==> flow/design.v <==
`timescale 1ns/10ps
module  ATCONV(
	input		clk,
	input		reset,
	output 	    busy,	
	input		ready,	
	output reg	[11:0]	iaddr,
	input signed [12:0]	idata,
	output	reg 	cwr,
	output  reg	[11:0]	caddr_wr,
	output reg 	[12:0] 	cdata_wr,
	output	reg 	crd,
	output reg	[11:0] 	caddr_rd,
	input 	[12:0] 	cdata_rd,
	output reg 	csel
	);
	reg [2:0] cur_state, next_state;
	localparam IDLE = 3'd0;
	localparam READ_IMAGE = 3'd1;
	localparam WRITE_MEM0 = 3'd2;
	localparam READ_MEM0 = 3'd3;
	localparam WRITE_MEM1 = 3'd4;
	localparam FINISH = 3'd5;
	reg [5:0] col, row;
	reg [4:0] tempX_L0, tempY_L0;
	reg [3:0] cnt;
	wire [3:0] is_pad;
	assign is_pad[0] = (col < 6'd2);
	assign is_pad[1] = (col > 6'd61);
	assign is_pad[2] = (row < 6'd2);
	assign is_pad[3] = (row > 6'd61);
	assign busy = !(cur_state == FINISH || cur_state == IDLE);
    reg signed [12:0] kernal;
	reg signed [29:0] conv_sum;
	reg [12:0] max;
	always @(posedge clk or posedge reset) begin
		if(reset) cur_state <= IDLE; 
		else cur_state <= next_state;
	end
	always @(*) begin
		case(cur_state)
			IDLE: begin
				if(ready == 1'b1) next_state = READ_IMAGE;
				else next_state = IDLE;
			end
			READ_IMAGE: begin
				if(cnt == 4'd11) next_state = WRITE_MEM0;
				else next_state = READ_IMAGE;
			end
			WRITE_MEM0: begin
				if(row == 6'd63 && col == 6'd63) next_state = READ_MEM0;
				else next_state = READ_IMAGE;
			end
			READ_MEM0: begin
				if(cnt == 4'd5) next_state = WRITE_MEM1;
				else next_state = READ_MEM0;
			end
			WRITE_MEM1: begin
				if(row == 6'd62 && col == 6'd62) next_state = FINISH;
				else next_state = READ_MEM0;
			end
			FINISH: begin
				next_state = IDLE;
			end
			default: begin
				next_state = IDLE;
			end
		endcase
	end
	always @(posedge clk or posedge reset) begin
		if(reset) begin
			col <= 6'd0;
			row <= 6'd0;
			cnt <= 4'd0;
			tempX_L0 <= 5'd0;
			tempY_L0 <= 5'd0;
			csel <= 1'b0;
			cwr <= 1'b0;
			crd <= 1'b0;
			max <= 13'd0;
			iaddr <= 12'd0;
			caddr_rd <= 12'd0;
			caddr_wr <= 12'd0;
			cdata_wr <= 13'd0;
		end
		else begin
			case(cur_state)
				READ_IMAGE: begin
					case(cnt)
						4'd0: begin   
							case({is_pad[2], is_pad[0]})
								2'b00: iaddr <= {row-6'd2, col-6'd2};
								2'b01: iaddr <= {row-6'd2, 6'd0};
								2'b10: iaddr <= {6'd0, col-6'd2};
								2'b11: iaddr <= {6'd0, 6'd0};
						    endcase
							conv_sum <= 30'd0;
						end
						4'd1: begin   
							if(is_pad[2] == 1'b1) iaddr <= {6'd0, col};
							else iaddr <= {row-6'd2, col};
							conv_sum <= $signed(idata) * kernal;
						end
						4'd2: begin   
							case({is_pad[2], is_pad[1]})
								2'b00: iaddr <= {row-6'd2, col+6'd2};
								2'b01: iaddr <= {row-6'd2, 6'd63};
								2'b10: iaddr <= {6'd0, col+6'd2};
								2'b11: iaddr <= {6'd0, 6'd63};
							endcase
							conv_sum <= conv_sum + $signed(idata) * kernal;
						end
						4'd3: begin   
							if(is_pad[0] == 1'b1) iaddr <= {row, 6'd0};
							else iaddr <= {row, col-6'd2};
							conv_sum <= conv_sum + $signed(idata) * kernal;
						end
						4'd4: begin   
							iaddr <= {row, col};
							conv_sum <= conv_sum + $signed(idata) * kernal;
						end
						4'd5: begin   
							if(is_pad[1] == 1'b1) iaddr <= {row, 6'd63};
							else iaddr <= {row, col+6'd2};
							conv_sum <= conv_sum + $signed(idata) * kernal;
						end
						4'd6: begin   
							case({is_pad[3], is_pad[0]})
								2'b00: iaddr <= {row+6'd2, col-6'd2};
								2'b01: iaddr <= {row+6'd2, 6'd0};
								2'b10: iaddr <= {6'd63, col-6'd2};
								2'b11: iaddr <= {6'd63, 6'd0};
							endcase
							conv_sum <= conv_sum + $signed(idata) * kernal;
						end
						4'd7: begin   
							if(is_pad[3] == 1'b1) iaddr <= {6'd63, col};
							else iaddr <= {row+6'd2, col};
							conv_sum <= conv_sum + $signed(idata) * kernal;
						end
						4'd8: begin   
							case({is_pad[3], is_pad[1]})
								2'b00: iaddr <= {row+6'd2, col+6'd2};
								2'b01: iaddr <= {row+6'd2, 6'd63};
								2'b10: iaddr <= {6'd63, col+6'd2};
								2'b11: iaddr <= {6'd63, 6'd63};
							endcase
							conv_sum <= conv_sum + $signed(idata) * kernal;
						end
						4'd9: begin
							conv_sum <= conv_sum + $signed(idata) * kernal;
						end
						4'd10: begin
							conv_sum <= conv_sum + $signed(13'h1FF4);
						end
						4'd11: begin
							caddr_wr <= {row, col};
							cdata_wr <= (conv_sum[16] || conv_sum[16:4] <= 13'd11)? 13'd0 : conv_sum[16:4]-13'd11;
						end
					endcase
					if(cnt == 11) begin
						cnt <= 4'd0;
						cwr <= 1'b1;
						csel <= 1'b0;
					end
					else 
						cnt <= cnt + 4'd1;
				end
				WRITE_MEM0: begin
					cwr <= 1'b0;
					if(col == 6'd63) begin
						col <= 6'd0;
						row <= row + 6'd1;
					end
					else 
						col <= col + 6'd1;
					if(row == 6'd63 && col == 6'd63) begin
						row <= 6'd0;
						col <= 6'd0;
						cwr <= 1'b0;
						crd <= 1'b1;
						csel <= 1'b0;
					end
				end
				READ_MEM0: begin
					case(cnt)
						4'd0: begin
							caddr_rd <= {row, col};
							max <= 13'd0;
						end
						4'd1: begin
							caddr_rd <= {row, col+6'd1};
							max <= cdata_rd;
						end
						4'd2: begin
							caddr_rd <= {row+6'd1, col};
							max <= (max > cdata_rd)? max : cdata_rd; 
						end
						4'd3: begin
							caddr_rd <= {row+6'd1, col+6'd1};
							max <= (max > cdata_rd)? max : cdata_rd; 
						end
						4'd4: begin
							max <= (max > cdata_rd)? max : cdata_rd;
						end
						4'd5: begin 
							caddr_wr <= {tempY_L0, tempX_L0};
							if(max != 13'd0) begin
								if(max[3:0] != 13'd0) cdata_wr <= (max[12:4] + 1) << 4;
								else cdata_wr <= max[12:4] << 4;
							end
							else 
								cdata_wr <= 13'd0;
						end
					endcase
					if(cnt == 4'd5) begin
						cnt <= 4'd0;
						cwr <= 1'b1;
						crd <= 1'b0;
						csel <= 1'b1;
					end
					else 
						cnt <= cnt + 4'd1;
				end
				WRITE_MEM1: begin
					if(tempX_L0 == 5'd31) begin
						tempY_L0 <= tempY_L0 + 5'd1;
						tempX_L0 <= 5'd0;
					end
					else 
						tempX_L0 <= tempX_L0 + 5'd1;
					if(col == 6'd62) begin
						col <= 6'd0;
						row <= row + 6'd2;
					end
					else
						col <= col + 6'd2;
					if(row == 6'd62 && col == 6'd62) begin
						cwr <= 1'b0;
						crd <= 1'b0;
						csel <= 1'b0;
					end
					else begin
						cwr <= 1'b0;
						crd <= 1'b1;
						csel <= 1'b0;
					end
				end
				FINISH: begin
					row <= 6'd0;
					col <= 6'd0;
					tempX_L0 <= 5'd0;
					tempY_L0 <= 5'd0;
				end
			endcase
		end
	end
	always @(*) begin
		case(cnt)
			4'd1: kernal = 13'h1FFF;
			4'd2: kernal = 13'h1FFE;
			4'd3: kernal = 13'h1FFF;
			4'd4: kernal = 13'h1FFC;
			4'd5: kernal = 13'h0010;
			4'd6: kernal = 13'h1FFC;
			4'd7: kernal = 13'h1FFF;
			4'd8: kernal = 13'h1FFE;
			4'd9: kernal = 13'h1FFF;
			default: kernal = 13'h0;
		endcase
	end
endmodule
# == Reports on ATCONV ==
# Tool output for the design above, in the order of the flow.
# Lines are those of the file above, counted from 1.
# Operators: Yosys type, input widths -> output width; for muxes data width and select width s.
# Cell names lack the library's common part.
# Not given: -
# design
top_module,ATCONV
clk_port,clk
lib,sky130hd
pvt_corner,tt_025C_1v80

# == Word level ==
# Yosys after proc, flatten, opt, wreduce and memory -nomap, before mapping. Memory bits, and registers merged into a memory's read port (data or address), are not among the register bits. Print and check cells are not counted. Equal cells are merged and count once.
# Yosys's memory passes give these memory sizes; they may raise the number of words (mostly to a power of two), join words into wider ones and drop unused or constant bits.
# word_totals
reg_bits,124
mem_bits_ro,208
memories,1
out_inout_bits,53
# memory_table
name,words,width,read_ports,write_ports,line_no,rtl
(name not given),16,13,1,0,259,case(cnt)
# classes
add_sub_neg,13
mul,1
n_cmp,6
eq_ne,40
muxes,53
bitwise,1
reduce_and_logical,36
# ops
op,n
$mul 13x13->26,1
$pmux 12 s4,5
$pmux 30 s4,1
$pmux 12 s9,1
$mux 13,6
$mux 12,4
$mux 6,8
$pmux 13 s3,1
$pmux 6 s3,2
$add 30x26->30,1
$add 30x5->30 const B,1
$pmux 13 s2,1
$eq 6x6->1 const B,4
$pmux 12 s2,1
$pmux 5 s2,2
$reduce_and 3->1,6
$eq 2x2->1 const B,8
$eq 4x3->1 const B,4
$eq 4x4->1 const B,4
$reduce_bool 4->1,4
$pmux 3 s5,1
$gt 13x13->1,1
$sub 13x4->13 const B,1
$le 13x4->1 const B,1
$reduce_bool 13->1,1
$ne 2x2->1 const B,6
$add 6x1->6 const B,2
$add 6x2->6 const B,2
# Not listed: further kinds 38, cells in them 70.

# == Logic depth ==
# Yosys ltp: most cells in a row. Word level: on the elaborated netlist, between registers, memories and ports. Mapped: between sequential cells and ports; inverters and the memories' decode and read muxes count.
# depth
word_depth,5
abc_area,0
depth_mapped,33

# == Mapped cells and area ==
# Source: synth_stat.txt of the flow (Yosys; design flattened, memories mapped). It holds for the ABC_AREA given above (unset counts as 0); a run with the other value may have another netlist.
# The area totals of this step are shown rounded.
# mapped
mapped_cells,1326
mapped_area_um2,12000
sequential_area_um2,2900
ffs,114
# types
type,n,type_area_um2
dfrtp_1,96,2.4E+03
ha_1,125,1564
fa_1,66,1.32E+03
inv_1,143,536.765
edfxtp_1,17,510.49
nand2_1,127,476.707
xnor2_1,53,464.195
o21ai_0,80,400.384
a21oi_1,79,395.379
mux2i_1,36,360.346
nor2_1,78,292.781
clkbuf_1,61,228.97
xor2_1,23,201.443
and2_1,31,193.936
a21o_1,21,157.651
nor3_1,29,145.139
nand2b_1,22,137.632
nor2b_1,21,131.376
# Other cell types: 57; their cells: 218.

# == Worst setup path after synthesis ==
# Source: OpenSTA report_checks on the synthesized netlist (no wires, ideal clock, input and output delay 20% of the period each), path of least setup slack; recovery checks are left aside. Register names are those of the netlist, which keeps one name where synthesis merged equal registers.
# synth_path
kind,input -> register
start,input idata[4]
end,register conv_sum[16]
clock_period_ns,10.0
input_delay_ns,2.000
setup_time_ns,0.265
t_first_pin_ns,2.000
arrival_ns,7.906
path_slack_ns,1.829
path_delay_ns,6.171
path_stages,28
n_path_buf,2
synth_period_reached_ns,8.171
# "path_delay_ns" = arrival - input delay + setup time.
# "path_stages": output pins that drive a net of the path, with the launching flip-flop's if there is one; two outputs of one cell count as two.
# "synth_period_reached_ns" = period - worst setup slack (recovery checks aside). The figure is calculated, with input and output delays left at 20% of the set period.
# Between the ends stands the longest chain of elaborated cells between them, by number of cells; it is not shown to be the way that was timed. Of several equally long chains one is given.
# A line is the first line of the expression or statement that the cell stems from. Yosys adds cells for indexed reads and writes and turns some case tables into memories.
# At most two assigning lines are given for a register; there are more.
# synth_between
path_cell_list,clkbuf_1 -> clkbuf_1 -> xnor2_1 -> nor2_1 -> ha_1 -> inv_1 -> fa_1 -> inv_1 -> fa_1 -> ha_1 -> fa_1 -> ha_1 -> ha_1 -> nor2b_1 -> o21ai_0 -> nand2_1 -> a21o_1 -> a21o_1 -> a21o_1 -> a21oi_1 -> xnor2_1 -> ha_1 -> or3_1 -> o21ba_2 -> a21o_1 -> a21oi_1 -> xor2_1 -> o21ai_1
elab_chain_cells,3
# synth_lines
element,line_no,rtl
"start, declared",8,"input signed [12:0] idata,"
$mul 13x13->26,151,conv_sum <= conv_sum + $signed(idata) * kernal;
$add 30x26->30,151,
$pmux 30 s4,89,case(cnt)
"end, assigned",102,conv_sum <= $signed(idata) * kernal;
"end, assigned",111,conv_sum <= conv_sum + $signed(idata) * kernal;
"end, declared",34,reg signed [29:0] conv_sum;

# == Timing after layout ==
# From the final timing report of run A: the path of least setup slack in the routed layout; clock arrival at registers is part of the times.
# layout_path
kind,input -> register
start,input idata[6]
end,register conv_sum[16]
clock_period_ns,10.0
input_delay_ns,2.00
setup_time_ns,0.27
t_first_pin_ns,2.00
arrival_ns,8.54
path_slack_ns,1.62
path_stages,26
n_path_buf,2
# Between the ends stands the longest chain of elaborated cells between them, by number of cells; it is not shown to be the way that was timed. Of several equally long chains one is given.
# At most two assigning lines are given for a register; there are more.
# layout_between
path_cell_list,clkdlybuf4s50_1 -> buf_6 -> xnor2_2 -> nor2_1 -> ha_1 -> inv_1 -> fa_1 -> inv_1 -> fa_1 -> inv_1 -> fa_1 -> inv_1 -> fa_1 -> ha_1 -> ha_2 -> xnor2_1 -> ha_1 -> a21o_1 -> or4_1 -> o22ai_1 -> o21ai_1 -> o21ba_2 -> a21o_1 -> a21oi_1 -> xor2_1 -> o21ai_1
elab_chain_cells,3
# layout_lines
element,line_no,rtl
"start, declared",8,"input signed [12:0] idata,"
$mul 13x13->26,151,conv_sum <= conv_sum + $signed(idata) * kernal;
$add 30x26->30,151,
$pmux 30 s4,89,case(cnt)
"end, assigned",102,conv_sum <= $signed(idata) * kernal;
"end, assigned",111,conv_sum <= conv_sum + $signed(idata) * kernal;
"end, declared",34,reg signed [29:0] conv_sum;

## Implementation results

Measured data: module ATCONV, platform sky130hd, 2 stored runs of the flow under differing settings, order arbitrary. Input and output delays are each 20% of the period that was set; the output load is 0.01 pF.
"clock_period_reached_ns" is the run's clock period less its worst setup slack. It is reckoned from that one timing run; input and output delays stay at 20% of the period that was set.
By "critical_path_time_ns" is meant the share of the clock period that the worst setup path is allowed (20% is reserved at inputs, 20% at outputs), minus its slack. Clock arrival times at its registers enter into it.
The measured numbers are rounded.

Run A, flow files:
==> flow/run.sh <==
#!/bin/bash
# the make line also repeats the synthesis and layout settings of config.mk as NAME=value (left out here)
make -C /OpenROAD-flow-scripts/flow DESIGN_CONFIG=/design/flow/config.mk WORK_HOME=/design/flow/orfs CLKGATE_MAP_FILE= finish
==> flow/config.mk <==
export PLATFORM = sky130hd
export DESIGN_NAME = ATCONV
export DESIGN_NICKNAME = ATCONV
export VERILOG_FILES = /design/flow/design.v
export SDC_FILE = /design/flow/constraint.sdc
export NUM_CORES = 4
export LEC_CHECK = 0
export ABC_AREA = 0
export CAP_MARGIN = 0
export CELL_PAD_IN_SITES_GLOBAL_PLACEMENT = 1
export CORE_ASPECT_RATIO = 0.84
export CORE_MARGIN = 2
export CORE_UTILIZATION = 22
export CTS_CLUSTER_DIAMETER = 245
export GPL_ROUTABILITY_DRIVEN = 0
export MAX_ROUTING_LAYER = met5
export MIN_ROUTING_LAYER = met2
export PLACE_DENSITY_LB_ADDON = 0.27
export SETUP_SLACK_MARGIN = 1.37
export SLEW_MARGIN = 20
export TNS_END_PERCENT = 15
==> flow/constraint.sdc <==
create_clock -name core_clock -period 10.0 [get_ports {clk}]
set_input_delay 2.0000 -clock core_clock [delete_from_list [all_inputs] [get_ports {clk}]]
set_output_delay 2.0000 -clock core_clock [all_outputs]
set_load 0.01 [all_outputs]

==> results of run A, as CSV <==
result,value
ws_setup_ns,1.6
hold_ws_ns,0.47
critical_path_time_ns,6.38
worstPathKind,"input -> register"
post_route_util_pct,27
die_area_um2,55000
synthArea_um2,12000
layout_stdcell_area_um2,14000
total_negative_slack_ns,0.000
clock_period_reached_ns,8.379

Run B, flow files:
==> flow/run.sh <==
#!/bin/bash
# the make line also repeats the synthesis and layout settings of config.mk as NAME=value (left out here)
make -C /OpenROAD-flow-scripts/flow DESIGN_CONFIG=/design/flow/config.mk WORK_HOME=/design/flow/orfs CLKGATE_MAP_FILE= finish
==> flow/config.mk <==
export PLATFORM = sky130hd
export DESIGN_NAME = ATCONV
export DESIGN_NICKNAME = ATCONV
export VERILOG_FILES = /design/flow/design.v
export SDC_FILE = /design/flow/constraint.sdc
export NUM_CORES = 4
export LEC_CHECK = 0
export ABC_AREA = 1
export CAP_MARGIN = 20
export CELL_PAD_IN_SITES_DETAIL_PLACEMENT = 1
export CELL_PAD_IN_SITES_GLOBAL_PLACEMENT = 0
export CORE_MARGIN = 2
export CORE_UTILIZATION = 28
export CTS_CLUSTER_DIAMETER = 228
export CTS_CLUSTER_SIZE = 14
export GPL_TIMING_DRIVEN = 1
export SLEW_MARGIN = 15
export TNS_END_PERCENT = 10
==> flow/constraint.sdc <==
create_clock -name core_clock -period 9.04 [get_ports {clk}]
set_input_delay 1.8080 -clock core_clock [delete_from_list [all_inputs] [get_ports {clk}]]
set_output_delay 1.8080 -clock core_clock [all_outputs]
set_load 0.01 [all_outputs]

==> results of run B, as CSV <==
result,value
hold_ws_ns,0.48
clock_period_reached_ns,8.546
ws_setup_ns,0.49
synthArea_um2,12000
post_route_util_pct,33
die_area_um2,43000
layout_stdcell_area_um2,14000
critical_path_time_ns,6.74
worstPathKind,"input -> register"
total_negative_slack_ns,0.000
